==> flow/design.v <==
module data_source (
    input wire clk,
    input wire rst_n,
    output reg fifo_write_valid,
    output reg [8:0] fifo_write_data,
    input wire fifo_write_ready,
    output reg lcd_resetn
);
localparam MAX_CMDS = 69;
reg [8:0] init_cmd[MAX_CMDS:0];
localparam INIT_RESET   = 4'd0;
localparam INIT_PREPARE = 4'd1;
localparam INIT_WAKEUP  = 4'd2;
localparam INIT_SNOOZE  = 4'd3;
localparam INIT_WORKING = 4'd4;
localparam SEND_PIXEL_H = 4'd5;
localparam SEND_PIXEL_L = 4'd6;
localparam FRAME_DONE   = 4'd7;
localparam CNT_100MS = 32'd2700000;
localparam CNT_120MS = 32'd3240000;
localparam CNT_200MS = 32'd5400000;
reg [3:0] init_state;
reg [6:0] cmd_index;
reg [31:0] delay_cnt;
reg [15:0] pixel_cnt;
reg [15:0] pixel_data;
reg [3:0] frame_cmd_index;
localparam LCD_WIDTH = 240;
localparam LCD_HEIGHT = 135;
localparam PIXEL_COUNT = LCD_WIDTH * LCD_HEIGHT;
localparam COLOR_BLUE  = 16'h001F;
localparam COLOR_GREEN = 16'h07E0;
localparam COLOR_RED   = 16'hF800;
localparam CMD_CASET = 9'h02A;
localparam CMD_RASET = 9'h02B;
localparam CMD_RAMWR = 9'h02C;
initial begin
    init_cmd[0] = 9'h036;
    init_cmd[1] = 9'h170;
    init_cmd[2] = 9'h03A;
    init_cmd[3] = 9'h105;
    init_cmd[4] = 9'h0B2;
    init_cmd[5] = 9'h10C;
    init_cmd[6] = 9'h10C;
    init_cmd[7] = 9'h100;
    init_cmd[8] = 9'h133;
    init_cmd[9] = 9'h133;
    init_cmd[10] = 9'h0B7;
    init_cmd[11] = 9'h135;
    init_cmd[12] = 9'h0BB;
    init_cmd[13] = 9'h119;
    init_cmd[14] = 9'h0C0;
    init_cmd[15] = 9'h12C;
    init_cmd[16] = 9'h0C2;
    init_cmd[17] = 9'h101;
    init_cmd[18] = 9'h0C3;
    init_cmd[19] = 9'h112;
    init_cmd[20] = 9'h0C4;
    init_cmd[21] = 9'h120;
    init_cmd[22] = 9'h0C6;
    init_cmd[23] = 9'h10F;
    init_cmd[24] = 9'h0D0;
    init_cmd[25] = 9'h1A4;
    init_cmd[26] = 9'h1A1;
    init_cmd[27] = 9'h0E0;
    init_cmd[28] = 9'h1D0;
    init_cmd[29] = 9'h104;
    init_cmd[30] = 9'h10D;
    init_cmd[31] = 9'h111;
    init_cmd[32] = 9'h113;
    init_cmd[33] = 9'h12B;
    init_cmd[34] = 9'h13F;
    init_cmd[35] = 9'h154;
    init_cmd[36] = 9'h14C;
    init_cmd[37] = 9'h118;
    init_cmd[38] = 9'h10D;
    init_cmd[39] = 9'h10B;
    init_cmd[40] = 9'h11F;
    init_cmd[41] = 9'h123;
    init_cmd[42] = 9'h0E1;
    init_cmd[43] = 9'h1D0;
    init_cmd[44] = 9'h104;
    init_cmd[45] = 9'h10C;
    init_cmd[46] = 9'h111;
    init_cmd[47] = 9'h113;
    init_cmd[48] = 9'h12C;
    init_cmd[49] = 9'h13F;
    init_cmd[50] = 9'h144;
    init_cmd[51] = 9'h151;
    init_cmd[52] = 9'h12F;
    init_cmd[53] = 9'h11F;
    init_cmd[54] = 9'h11F;
    init_cmd[55] = 9'h120;
    init_cmd[56] = 9'h123;
    init_cmd[57] = 9'h021;
    init_cmd[58] = 9'h029;
    init_cmd[59] = 9'h02A;
    init_cmd[60] = 9'h100;
    init_cmd[61] = 9'h128;
    init_cmd[62] = 9'h101;
    init_cmd[63] = 9'h117;
    init_cmd[64] = 9'h02B;
    init_cmd[65] = 9'h100;
    init_cmd[66] = 9'h135;
    init_cmd[67] = 9'h100;
    init_cmd[68] = 9'h1BB;
    init_cmd[69] = 9'h02C;
end
always @(posedge clk or negedge rst_n) begin
    if (!rst_n) begin
        init_state <= INIT_RESET;
        cmd_index <= 0;
        delay_cnt <= 0;
        pixel_cnt <= 0;
        pixel_data <= 0;
        frame_cmd_index <= 0;
        lcd_resetn <= 0;
        fifo_write_valid <= 0;
        fifo_write_data <= 0;
    end else begin
        fifo_write_valid <= 0;
        case (init_state)
            INIT_RESET: begin
                lcd_resetn <= 0;
                if (delay_cnt == CNT_100MS) begin
                    delay_cnt <= 0;
                    init_state <= INIT_PREPARE;
                    lcd_resetn <= 1;
                end else begin
                    delay_cnt <= delay_cnt + 1;
                end
            end
            INIT_PREPARE: begin
                if (delay_cnt == CNT_200MS) begin
                    delay_cnt <= 0;
                    init_state <= INIT_WAKEUP;
                end else begin
                    delay_cnt <= delay_cnt + 1;
                end
            end
            INIT_WAKEUP: begin
                if (fifo_write_ready && !fifo_write_valid) begin
                    fifo_write_valid <= 1;
                    fifo_write_data <= 9'h011;
                    init_state <= INIT_SNOOZE;
                end
            end
            INIT_SNOOZE: begin
                if (delay_cnt == CNT_120MS) begin
                    delay_cnt <= 0;
                    cmd_index <= 0;
                    init_state <= INIT_WORKING;
                end else begin
                    delay_cnt <= delay_cnt + 1;
                end
            end
            INIT_WORKING: begin
                if (cmd_index <= MAX_CMDS) begin
                    if (fifo_write_ready && !fifo_write_valid) begin
                        fifo_write_valid <= 1;
                        fifo_write_data <= init_cmd[cmd_index];
                        cmd_index <= cmd_index + 1;
                    end
                end else begin
                    init_state <= SEND_PIXEL_H;
                    pixel_cnt <= 0;
                end
            end
            SEND_PIXEL_H: begin
                if (pixel_cnt < PIXEL_COUNT) begin
                    if (pixel_cnt < (PIXEL_COUNT / 3))
                        pixel_data <= COLOR_BLUE;
                    else if (pixel_cnt < (PIXEL_COUNT * 2 / 3))
                        pixel_data <= COLOR_GREEN;
                    else
                        pixel_data <= COLOR_RED;
                    if (fifo_write_ready && !fifo_write_valid) begin
                        fifo_write_valid <= 1;
                        fifo_write_data <= {1'b1, pixel_data[15:8]};
                        init_state <= SEND_PIXEL_L;
                    end
                end else begin
                    init_state <= FRAME_DONE;
                    frame_cmd_index <= 0;
                end
            end
            SEND_PIXEL_L: begin
                if (fifo_write_ready && !fifo_write_valid) begin
                    fifo_write_valid <= 1;
                    fifo_write_data <= {1'b1, pixel_data[7:0]};
                    pixel_cnt <= pixel_cnt + 1;
                    init_state <= SEND_PIXEL_H;
                end
            end
            FRAME_DONE: begin
                if (fifo_write_ready && !fifo_write_valid) begin
                    fifo_write_valid <= 1;
                    case (frame_cmd_index)
                        4'd0: fifo_write_data <= CMD_CASET;
                        4'd1: fifo_write_data <= 9'h100;
                        4'd2: fifo_write_data <= 9'h128;
                        4'd3: fifo_write_data <= 9'h101;
                        4'd4: fifo_write_data <= 9'h117;
                        4'd5: fifo_write_data <= CMD_RASET;
                        4'd6: fifo_write_data <= 9'h100;
                        4'd7: fifo_write_data <= 9'h135;
                        4'd8: fifo_write_data <= 9'h100;
                        4'd9: fifo_write_data <= 9'h1BB;
                        4'd10: fifo_write_data <= CMD_RAMWR;
                    endcase
                    if (frame_cmd_index == 4'd10) begin
                        frame_cmd_index <= 0;
                        pixel_cnt <= 0;
                        init_state <= SEND_PIXEL_H;
                    end else begin
                        frame_cmd_index <= frame_cmd_index + 1;
                    end
                end
            end
            default: init_state <= INIT_RESET;
        endcase
    end
end
endmodule
module fifo #(
    parameter DEPTH = 16,
    parameter WIDTH = 9
) (
    input wire clk,
    input wire rst_n,
    input wire read_ready,
    output wire read_valid,
    output reg [WIDTH-1:0] read_data,
    output wire write_ready,
    input wire write_valid,
    input wire [WIDTH-1:0] write_data
);
localparam PTR_BITS = $clog2(DEPTH);
reg [WIDTH-1:0] data [DEPTH-1:0];
reg [PTR_BITS:0] wr_ptr, rd_ptr;
wire [PTR_BITS:0] n = wr_ptr - rd_ptr;
integer i;
always @(posedge clk or negedge rst_n) begin
    if (!rst_n) begin
        for (i = 0; i < DEPTH; i = i + 1) begin
            data[i] <= 0;
        end
        wr_ptr <= 0;
        rd_ptr <= 0;
        read_data <= 0;
    end else begin
        if (write_valid && write_ready) begin
            data[wr_ptr[PTR_BITS-1:0]] <= write_data;
            wr_ptr <= wr_ptr + 1;
        end
        if (read_valid && read_ready) begin
            read_data <= data[rd_ptr[PTR_BITS-1:0]];
            rd_ptr <= rd_ptr + 1;
        end
    end
end
assign read_valid = (n != 0);
assign write_ready = (n != DEPTH);
endmodule
module serializer(
    input clk,
    input rst_n,
    input fifo_valid,         
    input [8:0] fifo_data,   
    output fifo_read_ready,   
    output reg CS,          
    output reg SCLK,       
    output reg D_C,          
    output reg SDA          
);
    localparam IDLE  = 2'd0;
    localparam LOAD  = 2'd1;
    localparam SHIFT = 2'd2;
    localparam DONE  = 2'd3;
    reg [1:0] state;
    reg [7:0] shift_reg;  
    reg [2:0] crt;   
    assign fifo_read_ready = (state == IDLE);
    always @(posedge clk or negedge rst_n) begin
        if (!rst_n) begin
            state     <= IDLE;
            shift_reg <= 8'd0;
            crt   <= 0;
            CS        <= 1;  
            SCLK      <= 0;
            D_C       <= 0;
            SDA       <= 0;
        end else begin
            case (state)
                IDLE: begin
                    CS   <= 1;
                    SCLK <= 0;
                    if (fifo_valid) begin
                        state <= LOAD;
                    end
                end
                LOAD: begin
                    D_C       <= fifo_data[8];  
                    shift_reg <= fifo_data[7:0];
                    crt <= 3'd7;  
                    CS        <= 0;  
                    state     <= SHIFT;
                end
                SHIFT: begin                 
                    if (SCLK == 0) begin
                        SCLK <= 1;
                        SDA  <= shift_reg[crt];
                    end else begin
                        SCLK <= 0;
                        if (crt == 0)
                            state <= DONE;
                        else
                            crt <= crt - 1;
                    end
                end
                DONE: begin
                    CS    <= 1; 
                    state <= IDLE;
                end
                default: state <= IDLE;
            endcase
        end
    end
endmodule
module lcd_driver_top (
    input  wire clk,
    input  wire rst_n,
    output wire lcd_resetn,
    output wire lcd_cs,
    output wire lcd_dc,
    output wire lcd_sclk,
    output wire lcd_sda
);
wire ds_fifo_write_valid;
wire [8:0] ds_fifo_write_data;
wire ds_fifo_write_ready;
wire fifo_serial_read_valid;
wire [8:0] fifo_serial_read_data;
wire fifo_serial_read_ready;
data_source data_source_inst (
    .clk(clk),
    .rst_n(rst_n),
    .fifo_write_valid(ds_fifo_write_valid),
    .fifo_write_data(ds_fifo_write_data),
    .fifo_write_ready(ds_fifo_write_ready),
    .lcd_resetn(lcd_resetn)
);
fifo #(
    .DEPTH(16),
    .WIDTH(9)
) fifo_inst (
    .clk(clk),
    .rst_n(rst_n),
    .read_ready(fifo_serial_read_ready),
    .read_valid(fifo_serial_read_valid),
    .read_data(fifo_serial_read_data),
    .write_ready(ds_fifo_write_ready),
    .write_valid(ds_fifo_write_valid),
    .write_data(ds_fifo_write_data)
);
serializer serializer_inst (
    .clk(clk),
    .rst_n(rst_n),
    .fifo_valid(fifo_serial_read_valid),
    .fifo_data(fifo_serial_read_data),
    .fifo_read_ready(fifo_serial_read_ready),
    .CS(lcd_cs),
    .SCLK(lcd_sclk),
    .D_C(lcd_dc),
    .SDA(lcd_sda)
);
endmodule
=== Tool chain data of lcd_driver_top ===
Tool output for the design above, in the order of the flow.
Line numbers count from 1 in the design file above.
Operators carry their Yosys type and port widths (W data, S select, Z words).
Cell names lack the library's common part.
The mark n/a stands for no value.

* Top: lcd_driver_top
* Clock port: clk
* Cell library: sky130hd
* Library corner: tt_025C_1v80

=== Word-level counts ===
Source: Yosys, flattened and elaborated. Widths are those after wreduce. Registers that Yosys merges into a memory's read port (data or address) are not register bits. Print and check cells do not count. Equal cells are merged and count once.
Yosys's memory passes give these memory sizes; they may raise the number of words (mostly to a power of two), join words into wider ones and drop unused or constant bits.

* Register bits after elaboration: 270
* Bits in read-only memories: 630
* Memories kept: 1
* Bits of input ports: 2
* Output and inout bits: 5
* Word-level cells: 226

* Add/subtract/negate cells: 8
* $lt $le $gt $ge: 4
* Equal/unequal tests: 73
* Shifts and indexed selects: 1
* Multiplexer cells: 55
* Bitwise operators: 1
* Reductions and logical operators: 48

{| class="wikitable"
|+ Memories
! name !! words !! width !! read ports !! wr ports !! line !! text
|-
| data_source_inst.init_cmd || 70 || 9 || 1 || 0 || 10 || <nowiki>reg [8:0] init_cmd[MAX_CMDS:0];</nowiki>
|}

{| class="wikitable"
|+ Operator list
! kind !! count
|-
| $pmux W9 S16 || 1
|-
| $pmux W32 S3 || 1
|-
| $mux W32 || 3
|-
| $mux W16 || 6
|-
| $pmux W9 S9 || 1
|-
| $eq A4 B4 Y1 const B || 19
|-
| $eq A32 B22 Y1 const B || 2
|-
| $eq A4 B3 Y1 const B || 16
|-
| $mux W9 || 7
|-
| $mux W4 || 13
|-
| $pmux W16 S3 || 1
|-
| $pmux W9 S5 || 1
|-
| $reduce_and A2 Y1 || 18
|-
| $lt A16 B15 Y1 const B || 2
|-
| $add A32 B1 Y32 const B || 1
|-
| $eq A32 B23 Y1 const B || 1
|-
| $eq A4 B2 Y1 const B || 8
|-
| $pmux W4 S8 || 1
|-
| $ne A2 B1 Y1 const B || 13
|-
| $mux W7 || 3
|-
| $reduce_and A9 Y1 || 2
|-
| $add A16 B1 Y16 const B || 1
|-
| $lt A16 B14 Y1 const B || 1
|-
| $eq A4 B1 Y1 const B || 4
|-
| $logic_not A4 Y1 || 4
|-
| $pmux W7 S2 || 1
|-
| $ne A10 B9 Y1 const B || 1
|-
| $reduce_bool A2 Y1 || 5
|}

Other operator kinds: 33; their cells: 53.

=== Longest topological paths ===
Longest topological path by Yosys (ltp), each cell counted once; first at word level (registers and memories cut), then after technology mapping (sequential cells cut; the memories' decode and read muxes count).

* Word-level depth: 6
* ABC_AREA: 0
* Gate-level depth with buffers: 11

=== After synthesis ===
The flow's flattened synthesis, as Yosys stat reports it; memories are mapped. The netlist is that of the ABC_AREA named above (0 if unset); the other value can give another one.
The area totals of this step are shown rounded.

{| class="wikitable"
|+ Cell types
! type !! count !! area in all (µm²)
|-
| dfrtp_1 || 260 || 6506.24
|-
| mux2_2 || 155 || 1.75E+03
|-
| nand2_1 || 91 || 341.578
|-
| o21ai_0 || 68 || 340.326
|-
| ha_1 || 27 || 337.824
|-
| a21oi_1 || 60 || 300.288
|-
| clkbuf_1 || 69 || 258.998
|-
| nor2_1 || 67 || 251.491
|-
| nand3_1 || 45 || 225.216
|-
| xnor2_1 || 23 || 201.443
|-
| a221oi_1 || 20 || 175.168
|-
| a222oi_1 || 15 || 150.144
|-
| a22oi_1 || 18 || 135.13
|-
| xor2_1 || 15 || 131.376
|-
| a22o_1 || 14 || 122.618
|-
| inv_1 || 30 || 112.608
|-
| nor2b_1 || 18 || 112.608
|-
| nand2b_1 || 17 || 106.352
|}

Not listed: further types 68, cells in them 289.

* Mapped cells: 1301
* Cell area after synthesis: 14000 µm²
* Sequential area: 6590 µm²
* Mapped flip-flops: 263

By module: a second synthesis without flattening, with its own total; a netlist apart from the flattened one above.

* Cell total of the unflattened synthesis: 1338
* Area total of the unflattened synthesis: 14200 µm²

Each row is one instance without its submodules.

{| class="wikitable"
|+ By module
! module !! times used !! cells !! area (µm²) !! sequential area (µm²)
|-
| fifo || 1 || 606 || 7770 || 4080
|-
| data_source || 1 || 668 || 5620 || 2030
|-
| serializer || 1 || 64 || 833 || 478
|-
| lcd_driver_top || 1 || 0 || 0.0 || 0.0
|}

=== Timing after synthesis ===
Source: OpenSTA report_checks on the synthesized netlist (no wires, ideal clock, input and output delay 20% of the period each), path of least setup slack; recovery checks are left aside. Register names are those of the netlist, which keeps one name where synthesis merged equal registers.

* Kind: reg-to-reg
* From: register fifo_inst.rd_ptr[2]
* To: register fifo_inst.data[15][0]
* Period: 10000 ps
* Setup time: 125 ps
* Time at the first pin: 0 ps
* Arrival time: 3151 ps
* Data required time: 9875 ps
* Setup slack: 6725 ps
* Delay of the path: 3276 ps
* Stages on the path: 12
* Path buffers: 3
* Synthesis period reached: 3275 ps

"delay of the path" is the arrival time less input delay plus setup time.
"stages on the path": output pins that drive a net of the path, with the launching flip-flop's if there is one; two outputs of one cell count as two.
"synthesis period reached" is the clock period less the worst setup slack; recovery checks do not enter. This is arithmetic on one report: input and output delays are still those of the set period (20% each).
The rows between start and end are the longest chain of elaborated cells between them; the timing report does not say that the signal goes this way. Where chains are equally long, one stands for them.
Each line given opens the expression or statement behind the cell; cells for indexed reads and writes are added by Yosys, which also makes memories of some case tables.
Lines with a computed index may be missing from the assigning lines.

* Cell sequence: dfrtp_1 clkbuf_1 inv_1 clkbuf_1 ha_1 and3b_1 or4_4 a211o_2 and3_4 buf_6 nand3_4 mux2_2
* Length of the longest elaborated chain: 4
* Elaborated cells on any way between the ends: 4
* Source lines of those cells: 3

{| class="wikitable"
|+ RTL lines, path post-synthesis
! element !! line !! text
|-
| from (decl) || 240 || <nowiki>reg [PTR_BITS:0] wr_ptr, rd_ptr;</nowiki>
|-
| from (assign) || 249 || <nowiki>rd_ptr <= 0;</nowiki>
|-
| from (assign) || 258 || <nowiki>rd_ptr <= rd_ptr + 1;</nowiki>
|-
| $sub A5 B5 Y5 || 241 || <nowiki>wire [PTR_BITS:0] n = wr_ptr - rd_ptr;</nowiki>
|-
| $ne A5 B5 Y1 || 263 || <nowiki>assign write_ready = (n != DEPTH);</nowiki>
|-
| $logic_and A1 B1 Y1 || 252 || <nowiki>if (write_valid && write_ready) begin</nowiki>
|-
| $reduce_and A2 Y1 || n/a ||
|-
| to (assign) || 246 || <nowiki>data[i] <= 0;</nowiki>
|-
| to (decl) || 239 || <nowiki>reg [WIDTH-1:0] data [DEPTH-1:0];</nowiki>
|}

=== Timing after layout ===
Path of least setup slack in the final report of run A (OpenROAD, finished layout, wires in). Where an end is a register, its clock arrival counts in the times.
The path's times are printed in steps of 10 ps; the period is the one set.

* Kind: reg-to-reg
* From: register fifo_inst.rd_ptr[2]
* To: register fifo_inst.data[10][1]
* Period: 10000 ps
* Setup time: 110 ps
* Time at the first pin: 560 ps
* Arrival time: 4140 ps
* Data required time: 10450 ps
* Setup slack: 6310 ps
* Stages on the path: 10
* Path buffers: 1

The rows between start and end are the longest chain of elaborated cells between them; the timing report does not say that the signal goes this way. Where chains are equally long, one stands for them.
Lines with a computed index may be missing from the assigning lines.

* Cell sequence: dfrtp_1 buf_4 inv_1 ha_1 and3b_1 or4_4 a211oi_2 nor2_2 nand4b_2 mux2_2
* Length of the longest elaborated chain: 4
* Elaborated cells on any way between the ends: 4
* Source lines of those cells: 3

{| class="wikitable"
|+ RTL lines, path post-layout
! element !! line !! text
|-
| from (decl) || 240 || <nowiki>reg [PTR_BITS:0] wr_ptr, rd_ptr;</nowiki>
|-
| from (assign) || 249 || <nowiki>rd_ptr <= 0;</nowiki>
|-
| from (assign) || 258 || <nowiki>rd_ptr <= rd_ptr + 1;</nowiki>
|-
| $sub A5 B5 Y5 || 241 || <nowiki>wire [PTR_BITS:0] n = wr_ptr - rd_ptr;</nowiki>
|-
| $ne A5 B5 Y1 || 263 || <nowiki>assign write_ready = (n != DEPTH);</nowiki>
|-
| $logic_and A1 B1 Y1 || 252 || <nowiki>if (write_valid && write_ready) begin</nowiki>
|-
| $reduce_and A2 Y1 || n/a ||
|-
| to (assign) || 246 || <nowiki>data[i] <= 0;</nowiki>
|-
| to (decl) || 239 || <nowiki>reg [WIDTH-1:0] data [DEPTH-1:0];</nowiki>
|}

Hand-over note for lcd_driver_top

Below are 3 stored runs of the flow (Yosys, OpenROAD; platform sky130hd) on lcd_driver_top, each with its settings and what was measured, unordered. Constraints: input delay and output delay 20% of the set period each, output load 0.01 pF.
"clock period achieved" means the clock period less the worst setup slack. The figure is calculated, with input and output delays left at 20% of the set period.
"worst setup path time" means the part of the period allowed to the worst setup path (the constraints hold back 20% at inputs and 20% at outputs) less its slack; where the path has registers, the arrival times of their clocks count too.
"total power after layout": no workload was simulated; the value follows from the tool's default switching activity.
"worst setup path time" is known to 10 ps.
The measured numbers are rounded.

=== Run A ===
{| class="wikitable"
! Setting !! Value
|-
| period_ns || 10.0
|-
| CAP_MARGIN || 20
|-
| CORE_MARGIN || 2
|-
| CORE_UTILIZATION || 40
|-
| SLEW_MARGIN || 20
|-
! Result !! Value
|-
| Overall die area || 36400 µm²
|-
| Worst setup path time || 3690 ps
|-
| Kind of the worst setup path || reg-to-reg
|-
| Setup slack of the worst path || 6310 ps
|-
| Utilization after layout || 44.7 %
|-
| Total power after layout || 2.26 mW
|-
| Clock period achieved || 3695 ps
|-
| Total negative setup slack || 0 ps
|-
| Chip area in the Yosys report || 14000 µm²
|-
| Std-cell area (final layout) || 15400 µm²
|}

=== Run B ===
{| class="wikitable"
! Setting !! Value
|-
| SETUP_SLACK_MARGIN || 1.05
|-
| period_ns || 3.77
|-
| CAP_MARGIN || 20
|-
| CORE_MARGIN || 2
|-
| CORE_UTILIZATION || 40
|-
| SLEW_MARGIN || 20
|-
! Result !! Value
|-
| Overall die area || 36400 µm²
|-
| Worst setup path time || 2780 ps
|-
| Kind of the worst setup path || reg-to-reg
|-
| Setup slack of the worst path || 993 ps
|-
| Utilization after layout || 48.1 %
|-
| Total power after layout || 5.89 mW
|-
| Clock period achieved || 2777 ps
|-
| Total negative setup slack || 0 ps
|-
| Chip area in the Yosys report || 14000 µm²
|-
| Std-cell area (final layout) || 16600 µm²
|}

=== Run C ===
{| class="wikitable"
! Setting !! Value
|-
| CORE_UTILIZATION || 45
|-
| CTS_CLUSTER_SIZE || 100
|-
| MIN_ROUTING_LAYER || met1
|-
| PLACE_DENSITY || 0.66
|-
| SETUP_SLACK_MARGIN || -0.44
|-
| period_ns || 5.93
|-
| CAP_MARGIN || 20
|-
| CORE_MARGIN || 2
|-
| SLEW_MARGIN || 20
|-
! Result !! Value
|-
| Overall die area || 32400 µm²
|-
| Worst setup path time || 3800 ps
|-
| Kind of the worst setup path || reg-to-reg
|-
| Setup slack of the worst path || 2130 ps
|-
| Utilization after layout || 49.8 %
|-
| Total power after layout || 3.63 mW
|-
| Clock period achieved || 3798 ps
|-
| Total negative setup slack || 0 ps
|-
| Chip area in the Yosys report || 14000 µm²
|-
| Std-cell area (final layout) || 15200 µm²
|}

End of note.
